==> flow/design.v <==
`timescale 1ns/1ps
package nn_pkg;
 localparam int K_SIZE = 3;
 localparam int PROD_W = 17;
 localparam int ACC_CONV_W = PROD_W + $clog2(K_SIZE*K_SIZE);
 localparam int RES_W = ACC_CONV_W + 1;
 localparam int W_W = 8;
 localparam int ACC_FC_W = 40;
 localparam int SHIFT_NORM = 6;
endpackage
`timescale 1ns/1ps
module window_gen_3x3_flat #(
 parameter int IMG_W = 8,
 parameter int IMG_H = 8
)(
 input logic clk,
 input logic rst,
 input logic in_valid,
 input logic signed [8:0] in_pixel,
 output logic win_valid,
 output logic [80:0] win_flat,  
 output logic [$clog2(IMG_W)-1:0] out_x,
 output logic [$clog2(IMG_H)-1:0] out_y
);
 logic signed [8:0] line1 [0:IMG_W-1];
 logic signed [8:0] line2 [0:IMG_W-1];
 logic signed [8:0] s0[0:2], s1[0:2], s2[0:2];
 int unsigned x, y;
 integer k;
 task automatic put9(input int idx, input logic signed [8:0] val);
 begin
 win_flat[idx*9 +: 9] <= val;
 end
 endtask
 always_ff @(posedge clk) begin
 if (rst) begin
 x <= 0; y <= 0;
 win_valid <= 0;
 out_x <= '0; out_y <= '0;
 win_flat <= '0;
 for (k = 0; k < IMG_W; k = k + 1) begin
 line1[k] <= '0;
 line2[k] <= '0;
 end
 for (k = 0; k < 3; k = k + 1) begin
 s0[k] <= '0; s1[k] <= '0; s2[k] <= '0;
 end
 end else begin
 win_valid <= 0;
 if (in_valid) begin
 s0[0] <= s0[1]; s0[1] <= s0[2]; s0[2] <= line2[x];
 s1[0] <= s1[1]; s1[1] <= s1[2]; s1[2] <= line1[x];
 s2[0] <= s2[1]; s2[1] <= s2[2]; s2[2] <= in_pixel;
 line2[x] <= line1[x];
 line1[x] <= in_pixel;
 if (y >= 2 && x >= 2) begin
 put9(0, s0[1]); put9(1, s0[2]); put9(2, line2[x]);
 put9(3, s1[1]); put9(4, s1[2]); put9(5, line1[x]);
 put9(6, s2[1]); put9(7, s2[2]); put9(8, in_pixel);
 win_valid <= 1;
 out_x <= x - 2;
 out_y <= y - 2;
 end
 if (x == IMG_W-1) begin
 x <= 0;
 if (y != IMG_H-1) y <= y + 1;
 else y <= 0;
 end else begin
 x <= x + 1;
 end
 end
 end
 end
endmodule
`timescale 1ns/1ps
import nn_pkg::*;
module nn_block_flat #(
 parameter int SHIFT_NORM = nn_pkg::SHIFT_NORM
)(
 input logic clk,
 input logic rst,
 input logic [80:0] win_flat,
 input logic signed [7:0] k00, k01, k02,
 input logic signed [7:0] k10, k11, k12,
 input logic signed [7:0] k20, k21, k22,
 input logic signed [7:0] bias,
 input logic signed [7:0] scale,
 input logic signed [7:0] offset,
 input logic signed [W_W-1:0] w0,
 input logic signed [W_W-1:0] w1,
 input logic signed [W_W-1:0] w2,
 output logic signed [RES_W-1:0] conv_result,
 output logic signed [RES_W-1:0] norm_result,
 output logic signed [ACC_FC_W-1:0] acc0,
 output logic signed [ACC_FC_W-1:0] acc1,
 output logic signed [ACC_FC_W-1:0] acc2
);
 function automatic logic signed [8:0] pix(input int idx);
 begin
 pix = $signed(win_flat[idx*9 +: 9]);
 end
 endfunction
 integer signed sum_temp;
 integer signed sum_next;
 always_comb begin
 sum_temp =
 pix(0)*k00 + pix(1)*k01 + pix(2)*k02 +
 pix(3)*k10 + pix(4)*k11 + pix(5)*k12 +
 pix(6)*k20 + pix(7)*k21 + pix(8)*k22;
 sum_next = (sum_temp <<< 1) + $signed(bias);
 end
 logic signed [RES_W-1:0] conv_reg;
 always_ff @(posedge clk) begin
 if (rst) conv_reg <= '0;
 else conv_reg <= sum_next[RES_W-1:0];
 end
 always_ff @(posedge clk) begin
 if (rst) conv_result <= '0;
 else conv_result <= conv_reg;
 end
 localparam int PROD_W = RES_W + 8;
 logic signed [PROD_W-1:0] prod;
 integer signed prod_shifted;
 integer signed sum_off;
 integer signed norm_next;
 always_comb begin
 prod = $signed(conv_reg) * $signed(scale);
 if (SHIFT_NORM > 0) prod_shifted = $signed(prod) >>> SHIFT_NORM;
 else if (SHIFT_NORM < 0) prod_shifted = $signed(prod) <<< (-SHIFT_NORM);
 else prod_shifted = $signed(prod);
 sum_off = prod_shifted + $signed(offset);
 norm_next = (sum_off < 0) ? 0 : sum_off;
 end
 always_ff @(posedge clk) begin
 if (rst) norm_result <= '0;
 else norm_result <= norm_next[RES_W-1:0];
 end
 always_comb begin
 acc0 = $signed(norm_result) * $signed(w0);
 acc1 = $signed(norm_result) * $signed(w1);
 acc2 = $signed(norm_result) * $signed(w2);
 end
endmodule
`timescale 1ns/1ps
import nn_pkg::*;
module nn_image_top #(
 parameter int IMG_W = 8,
 parameter int IMG_H = 8
)(
 input logic clk,
 input logic rst,
 input logic in_valid,
 input logic signed [8:0] in_pixel,
 input logic signed [7:0] k00, k01, k02,
 input logic signed [7:0] k10, k11, k12,
 input logic signed [7:0] k20, k21, k22,
 input logic signed [7:0] bias,
 input logic signed [7:0] scale,
 input logic signed [7:0] offset,
 input logic signed [W_W-1:0] w0,
 input logic signed [W_W-1:0] w1,
 input logic signed [W_W-1:0] w2,
 output logic out_valid,
 output logic signed [RES_W-1:0] conv_result,
 output logic signed [RES_W-1:0] norm_result,
 output logic signed [ACC_FC_W-1:0] acc0,
 output logic signed [ACC_FC_W-1:0] acc1,
 output logic signed [ACC_FC_W-1:0] acc2,
 output logic [$clog2(IMG_W)-1:0] out_x,
 output logic [$clog2(IMG_H)-1:0] out_y
);
 logic win_valid;
 logic [80:0] win_flat;  
 logic [$clog2(IMG_W)-1:0] win_x;
 logic [$clog2(IMG_H)-1:0] win_y;
 window_gen_3x3_flat #(
 .IMG_W(IMG_W),
 .IMG_H(IMG_H)
 ) u_win (
 .clk (clk),
 .rst (rst),
 .in_valid (in_valid),
 .in_pixel (in_pixel),
 .win_valid(win_valid),
 .win_flat (win_flat),
 .out_x (win_x),
 .out_y (win_y)
 );
 nn_block_flat #(
 .SHIFT_NORM(SHIFT_NORM)
 ) u_core (
 .clk (clk),
 .rst (rst),
 .win_flat (win_flat),
 .k00(k00), .k01(k01), .k02(k02),
 .k10(k10), .k11(k11), .k12(k12),
 .k20(k20), .k21(k21), .k22(k22),
 .bias (bias),
 .scale (scale),
 .offset (offset),
 .w0(w0),
 .w1(w1),
 .w2(w2),
 .conv_result(conv_result),
 .norm_result(norm_result),
 .acc0(acc0),
 .acc1(acc1),
 .acc2(acc2)
 );
 logic [1:0] vpipe;
 logic [$clog2(IMG_W)-1:0] x_pipe0, x_pipe1;
 logic [$clog2(IMG_H)-1:0] y_pipe0, y_pipe1;
 always_ff @(posedge clk) begin
 if (rst) begin
 vpipe <= 2'b00;
 x_pipe0 <= '0; x_pipe1 <= '0;
 y_pipe0 <= '0; y_pipe1 <= '0;
 end else begin
 vpipe <= {vpipe[0], win_valid};
 if (win_valid) begin
 x_pipe0 <= win_x;
 y_pipe0 <= win_y;
 end
 x_pipe1 <= x_pipe0;
 y_pipe1 <= y_pipe0;
 end
 end
 assign out_valid = vpipe[1];
 assign out_x = x_pipe1;
 assign out_y = y_pipe1;
endmodule
# From RTL to reports: nn_image_top
# Tool output for the design above, in the order of the flow.
# Line numbers count from 1 in the design file above.
# Library cell names are shortened.
# Not given: --
# inputs
top	nn_image_top
clk_port	clk
cell_library	sky130hd
lib_corner	tt_025C_1v80

# Elaborated design
# Counts by Yosys on the flattened word-level netlist (proc, flatten, opt, wreduce). Print and check cells are left out.
# Memory sizes are those after Yosys's memory passes, which may raise the word count (mostly to a power of two), join words into wider ones and drop unused or constant bits.
# bits
regBits	286
mem_bits_rw	144
mem_count	2
input_bits	132
output_inout_bits	171
wordCells	84
# classes
n_addsub	14
mul	13
n_cmp	3
n_eq	2
n_mux	16
n_logic	1
reduce_and_logical	5
# memory_table
name	words	word_bits	line	source
u_win.line1	8	9	25	logic signed [8:0] line1 [0:IMG_W-1];
u_win.line2	8	9	26	logic signed [8:0] line2 [0:IMG_W-1];
# ops
op	count
multiplier 9 x 8 -> 17 bit	9
multiplier 22 x 8 -> 30 bit	4
adder 21 bit	8
adder 32 x 1 -> 32 bit with constant B	2
greater-or-equal comparator 32 x 2 -> 1 bit with constant B	2
two-way mux 32 bit	2
two-way mux 9 bit	4
less-than comparator 32 x 1 -> 1 bit with constant B	1
equality test 32 x 3 -> 1 bit with constant B	1
inequality test 32 x 3 -> 1 bit with constant B	1
adder 24 x 8 -> 25 bit	1
adder 22 x 8 -> 22 bit	1
two-way mux 3 bit	6
subtractor 3 x 2 -> 3 bit with constant B	2
AND reduction 2 bit	2
OR reduction 2 bit	2
two-way mux 1 bit	4
logical AND 1 bit	1
inverter 1 bit	1

# Logic depth
# Depth = most cells in a row (Yosys ltp): at word level without a register or memory, in the mapped netlist without a sequential cell, where the memories' decode and read muxes count.
# logic_depth
ltp_word	10
ABC_AREA	0
mapped_depth	40
ltp_nobuf	40

# Synthesis result
# The flow's flattened synthesis, as Yosys stat reports it; memories are mapped. The netlist is that of the ABC_AREA named above (0 if unset); the other value can give another one.
# The area totals of this step are shown rounded.
# synth_totals
stdcells	7516
area_um2	69800
sequential_area_um2	10100
ff_cells	433
buf_cells	278
# types
cell	count	area_total_um2
fa_1	1227	2.46E+04
ha_1	579	7.24E+03
inv_1	1565	5.87E+03
dfxtp_1	289	5.79E+03
and2_1	803	5.02E+03
edfxtp_1	144	4.32E+03
nand2_1	601	2.26E+03
xnor2_1	246	2.15E+03
nor2_1	437	1.64E+03
xor2_1	127	1.11E+03
a21oi_1	218	1.09E+03
nand2b_1	143	894.608
clkbuf_1	219	822.038
mux4_2	36	810.778
and3_1	100	625.6
mux2i_1	61	610.586
a21o_1	67	502.982
nor2b_1	70	437.92
# Other cell types: 48; their cells: 584.
# The figures by module come from a second, unflattened synthesis with its own total; it is not the netlist above.
# hier_totals
cells_unflattened	7351
hier_area_um2	70700
# Each row is one instance without its submodules.
# modules
mod	n_inst	n_cells	area_um2	seq_area_um2
nn_block_flat #(SHIFT_NORM=6)	1	5946	55100	1320
window_gen_3x3_flat	1	1369	15100	8510
nn_image_top	1	36	434	280

# Path before layout
# Source: OpenSTA report_checks on the synthesized netlist (no wires, ideal clock, input and output delay 20% of the period each), path of least setup slack; recovery checks are left aside. Register names are those of the netlist, which keeps one name where synthesis merged equal registers.
# synth_timing
path_type	input -> register
from	input port k22[5]
to	register u_core.conv_reg[21]
tclk_ps	12000
input_delay_ps	2400
setup_time_ps	128
t_first_pin_ps	2400
arrival_time_ps	10513
required_ps	11872
slack_ps	1359
delay_ps	8241
path_stages	36
n_path_buf	1
synth_period_reached_ps	10641
# "delay_ps" = arrival - input delay + setup time.
# "path_stages": output pins that drive a net of the path, with the launching flip-flop's if there is one; two outputs of one cell count as two.
# "synth_period_reached_ps" = period - worst setup slack (recovery checks aside). The figure is calculated, with input and output delays left at 20% of the set period.
# The rows between start and end are the longest chain of elaborated cells between them; the timing report does not say that the signal goes this way. Where chains are equally long, one stands for them.
# A line is the first line of the expression or statement that the cell stems from. Yosys adds cells for indexed reads and writes and turns some case tables into memories.
# synth_via
cell_sequence	clkbuf_1 -> nand2_1 -> fa_1 -> fa_1 -> inv_1 -> fa_1 -> inv_1 -> fa_1 -> inv_1 -> ha_1 -> o21ai_0 -> a21boi_0 -> o21ai_0 -> a21boi_0 -> nor2_1 -> fa_1 -> fa_1 -> fa_1 -> inv_1 -> fa_1 -> inv_1 -> ha_1 -> a21o_1 -> a21oi_1 -> o21ai_0 -> a21oi_1 -> xnor2_1 -> ha_1 -> and4_1 -> a211oi_1 -> o31ai_1 -> a31oi_1 -> o21ai_1 -> o31ai_1 -> xnor2_1 -> nor2_1
elab_chain_len	3
cells_between	3
lines_between	3
classes_between	add/sub: 2; mul: 1
# synth_lines
item	line	source
start, declared	156	input logic signed [7:0] k20, k21, k22,
multiplier 9 x 8 -> 17 bit	109	pix(6)*k20 + pix(7)*k21 + pix(8)*k22;
adder 21 bit	107	pix(0)*k00 + pix(1)*k01 + pix(2)*k02 +
adder 22 x 8 -> 22 bit	110	sum_next = (sum_temp <<< 1) + $signed(bias);
end, assigned	114	if (rst) conv_reg <= '0;
end, assigned	115	else conv_reg <= sum_next[RES_W-1:0];
end, declared	112	logic signed [RES_W-1:0] conv_reg;

# Path in the finished layout
# Path of least setup slack in the final report of job 1 (OpenROAD, finished layout, wires in). Where an end is a register, its clock arrival counts in the times.
# The report prints the path's times to 10 ps; the period is as set.
# layout_timing
path_type	input -> register
from	input port k12[5]
to	register u_core.conv_reg[20]
tclk_ps	6490
input_delay_ps	1300
setup_time_ps	140
t_first_pin_ps	1300
arrival_time_ps	9550
required_ps	6990
slack_ps	-2570
path_stages	38
n_path_buf	3
# The rows between start and end are the longest chain of elaborated cells between them; the timing report does not say that the signal goes this way. Where chains are equally long, one stands for them.
# layout_via
cell_sequence	dlygate4sd2_1 -> and2_4 -> fa_1 -> inv_1 -> fa_1 -> inv_1 -> fa_1 -> inv_1 -> fa_1 -> inv_1 -> ha_4 -> inv_1 -> o21bai_1 -> a21oi_2 -> buf_4 -> xor2_4 -> fa_2 -> fa_1 -> (+2 left out) -> inv_1 -> fa_1 -> inv_2 -> ha_4 -> a21o_1 -> a21oi_4 -> o31ai_4 -> xor2_1 -> ha_1 -> a21oi_2 -> o21ai_2 -> buf_4 -> o21ai_2 -> nand2_2 -> o41ai_2 -> o21ai_1 -> xnor2_1 -> nor2_1
elab_chain_len	6
cells_between	6
lines_between	3
classes_between	add/sub: 5; mul: 1
# layout_lines
item	line	source
start, declared	155	input logic signed [7:0] k10, k11, k12,
multiplier 9 x 8 -> 17 bit	108	pix(3)*k10 + pix(4)*k11 + pix(5)*k12 +
adder 21 bit (4 in a row)	107	pix(0)*k00 + pix(1)*k01 + pix(2)*k02 +
adder 22 x 8 -> 22 bit	110	sum_next = (sum_temp <<< 1) + $signed(bias);
end, assigned	114	if (rst) conv_reg <= '0;
end, assigned	115	else conv_reg <= sum_next[RES_W-1:0];
end, declared	112	logic signed [RES_W-1:0] conv_reg;

# Measured results for nn_image_top: 3 stored runs of the Yosys and OpenROAD flow on sky130hd. The settings differ; the order carries no meaning. The constraints put input and output delay at 20% of the set period each and load the outputs with 0.01 pF.
# By "clock_period_reached_ps" is meant the clock period of the run minus its worst setup slack. This is arithmetic on one report: input and output delays are still those of the set period (20% each).
# "worst_path_allowed_less_slack_ps": the worst setup path's part of the clock period (all of it between registers, 20% less for each end at a port) less its slack. A launch clock that arrives late makes it longer, a capture clock that arrives late makes it shorter.
# "fin_power_mw" rests on the timing tool's default activity at the inputs, not on a simulated workload.
# "worst_path_allowed_less_slack_ps" is known to 10 ps.
# Measured values are rounded.
# A setting shown as -- is not set for that run.
name,job 1,job 2,job 3
ABC_AREA,0,--,--
CORE_UTILIZATION,42,44,40
CTS_CLUSTER_SIZE,36,40,--
PLACE_DENSITY_LB_ADDON,0.24,--,--
SETUP_SLACK_MARGIN,-0.46,--,--
SLEW_MARGIN,25,20,20
period_ns,6.49,12.0,11.5
CAP_MARGIN,20,20,20
CORE_MARGIN,2,8,2
CELL_PAD_IN_SITES_DETAIL_PLACEMENT,--,2,--
CELL_PAD_IN_SITES_GLOBAL_PLACEMENT,--,1,--
CORE_ASPECT_RATIO,--,1.05,--
CTS_CLUSTER_DIAMETER,--,70,--
GPL_ROUTABILITY_DRIVEN,--,0,--
GPL_TIMING_DRIVEN,--,0,--
HOLD_SLACK_MARGIN,--,0.24,--
TNS_END_PERCENT,--,10,--
worst_hold_slack_ps,424,466,421
final_cell_area_um2,89800,76800,78100
finalUtil_pct,54.4,48.8,45.0
worst_path_allowed_less_slack_ps,7760,9490,6510
timing.worst_path_kind,input -> register,input -> register,input -> output
fin_power_mw,53.8,22.5,22.5
design_die_area_um2,169000,172000,178000
synthArea_um2,69800,69800,69800
ws_setup_ps,-2570,114,386
tns_ps,-92600,0,0
clock_period_reached_ps,9056,11886,11114
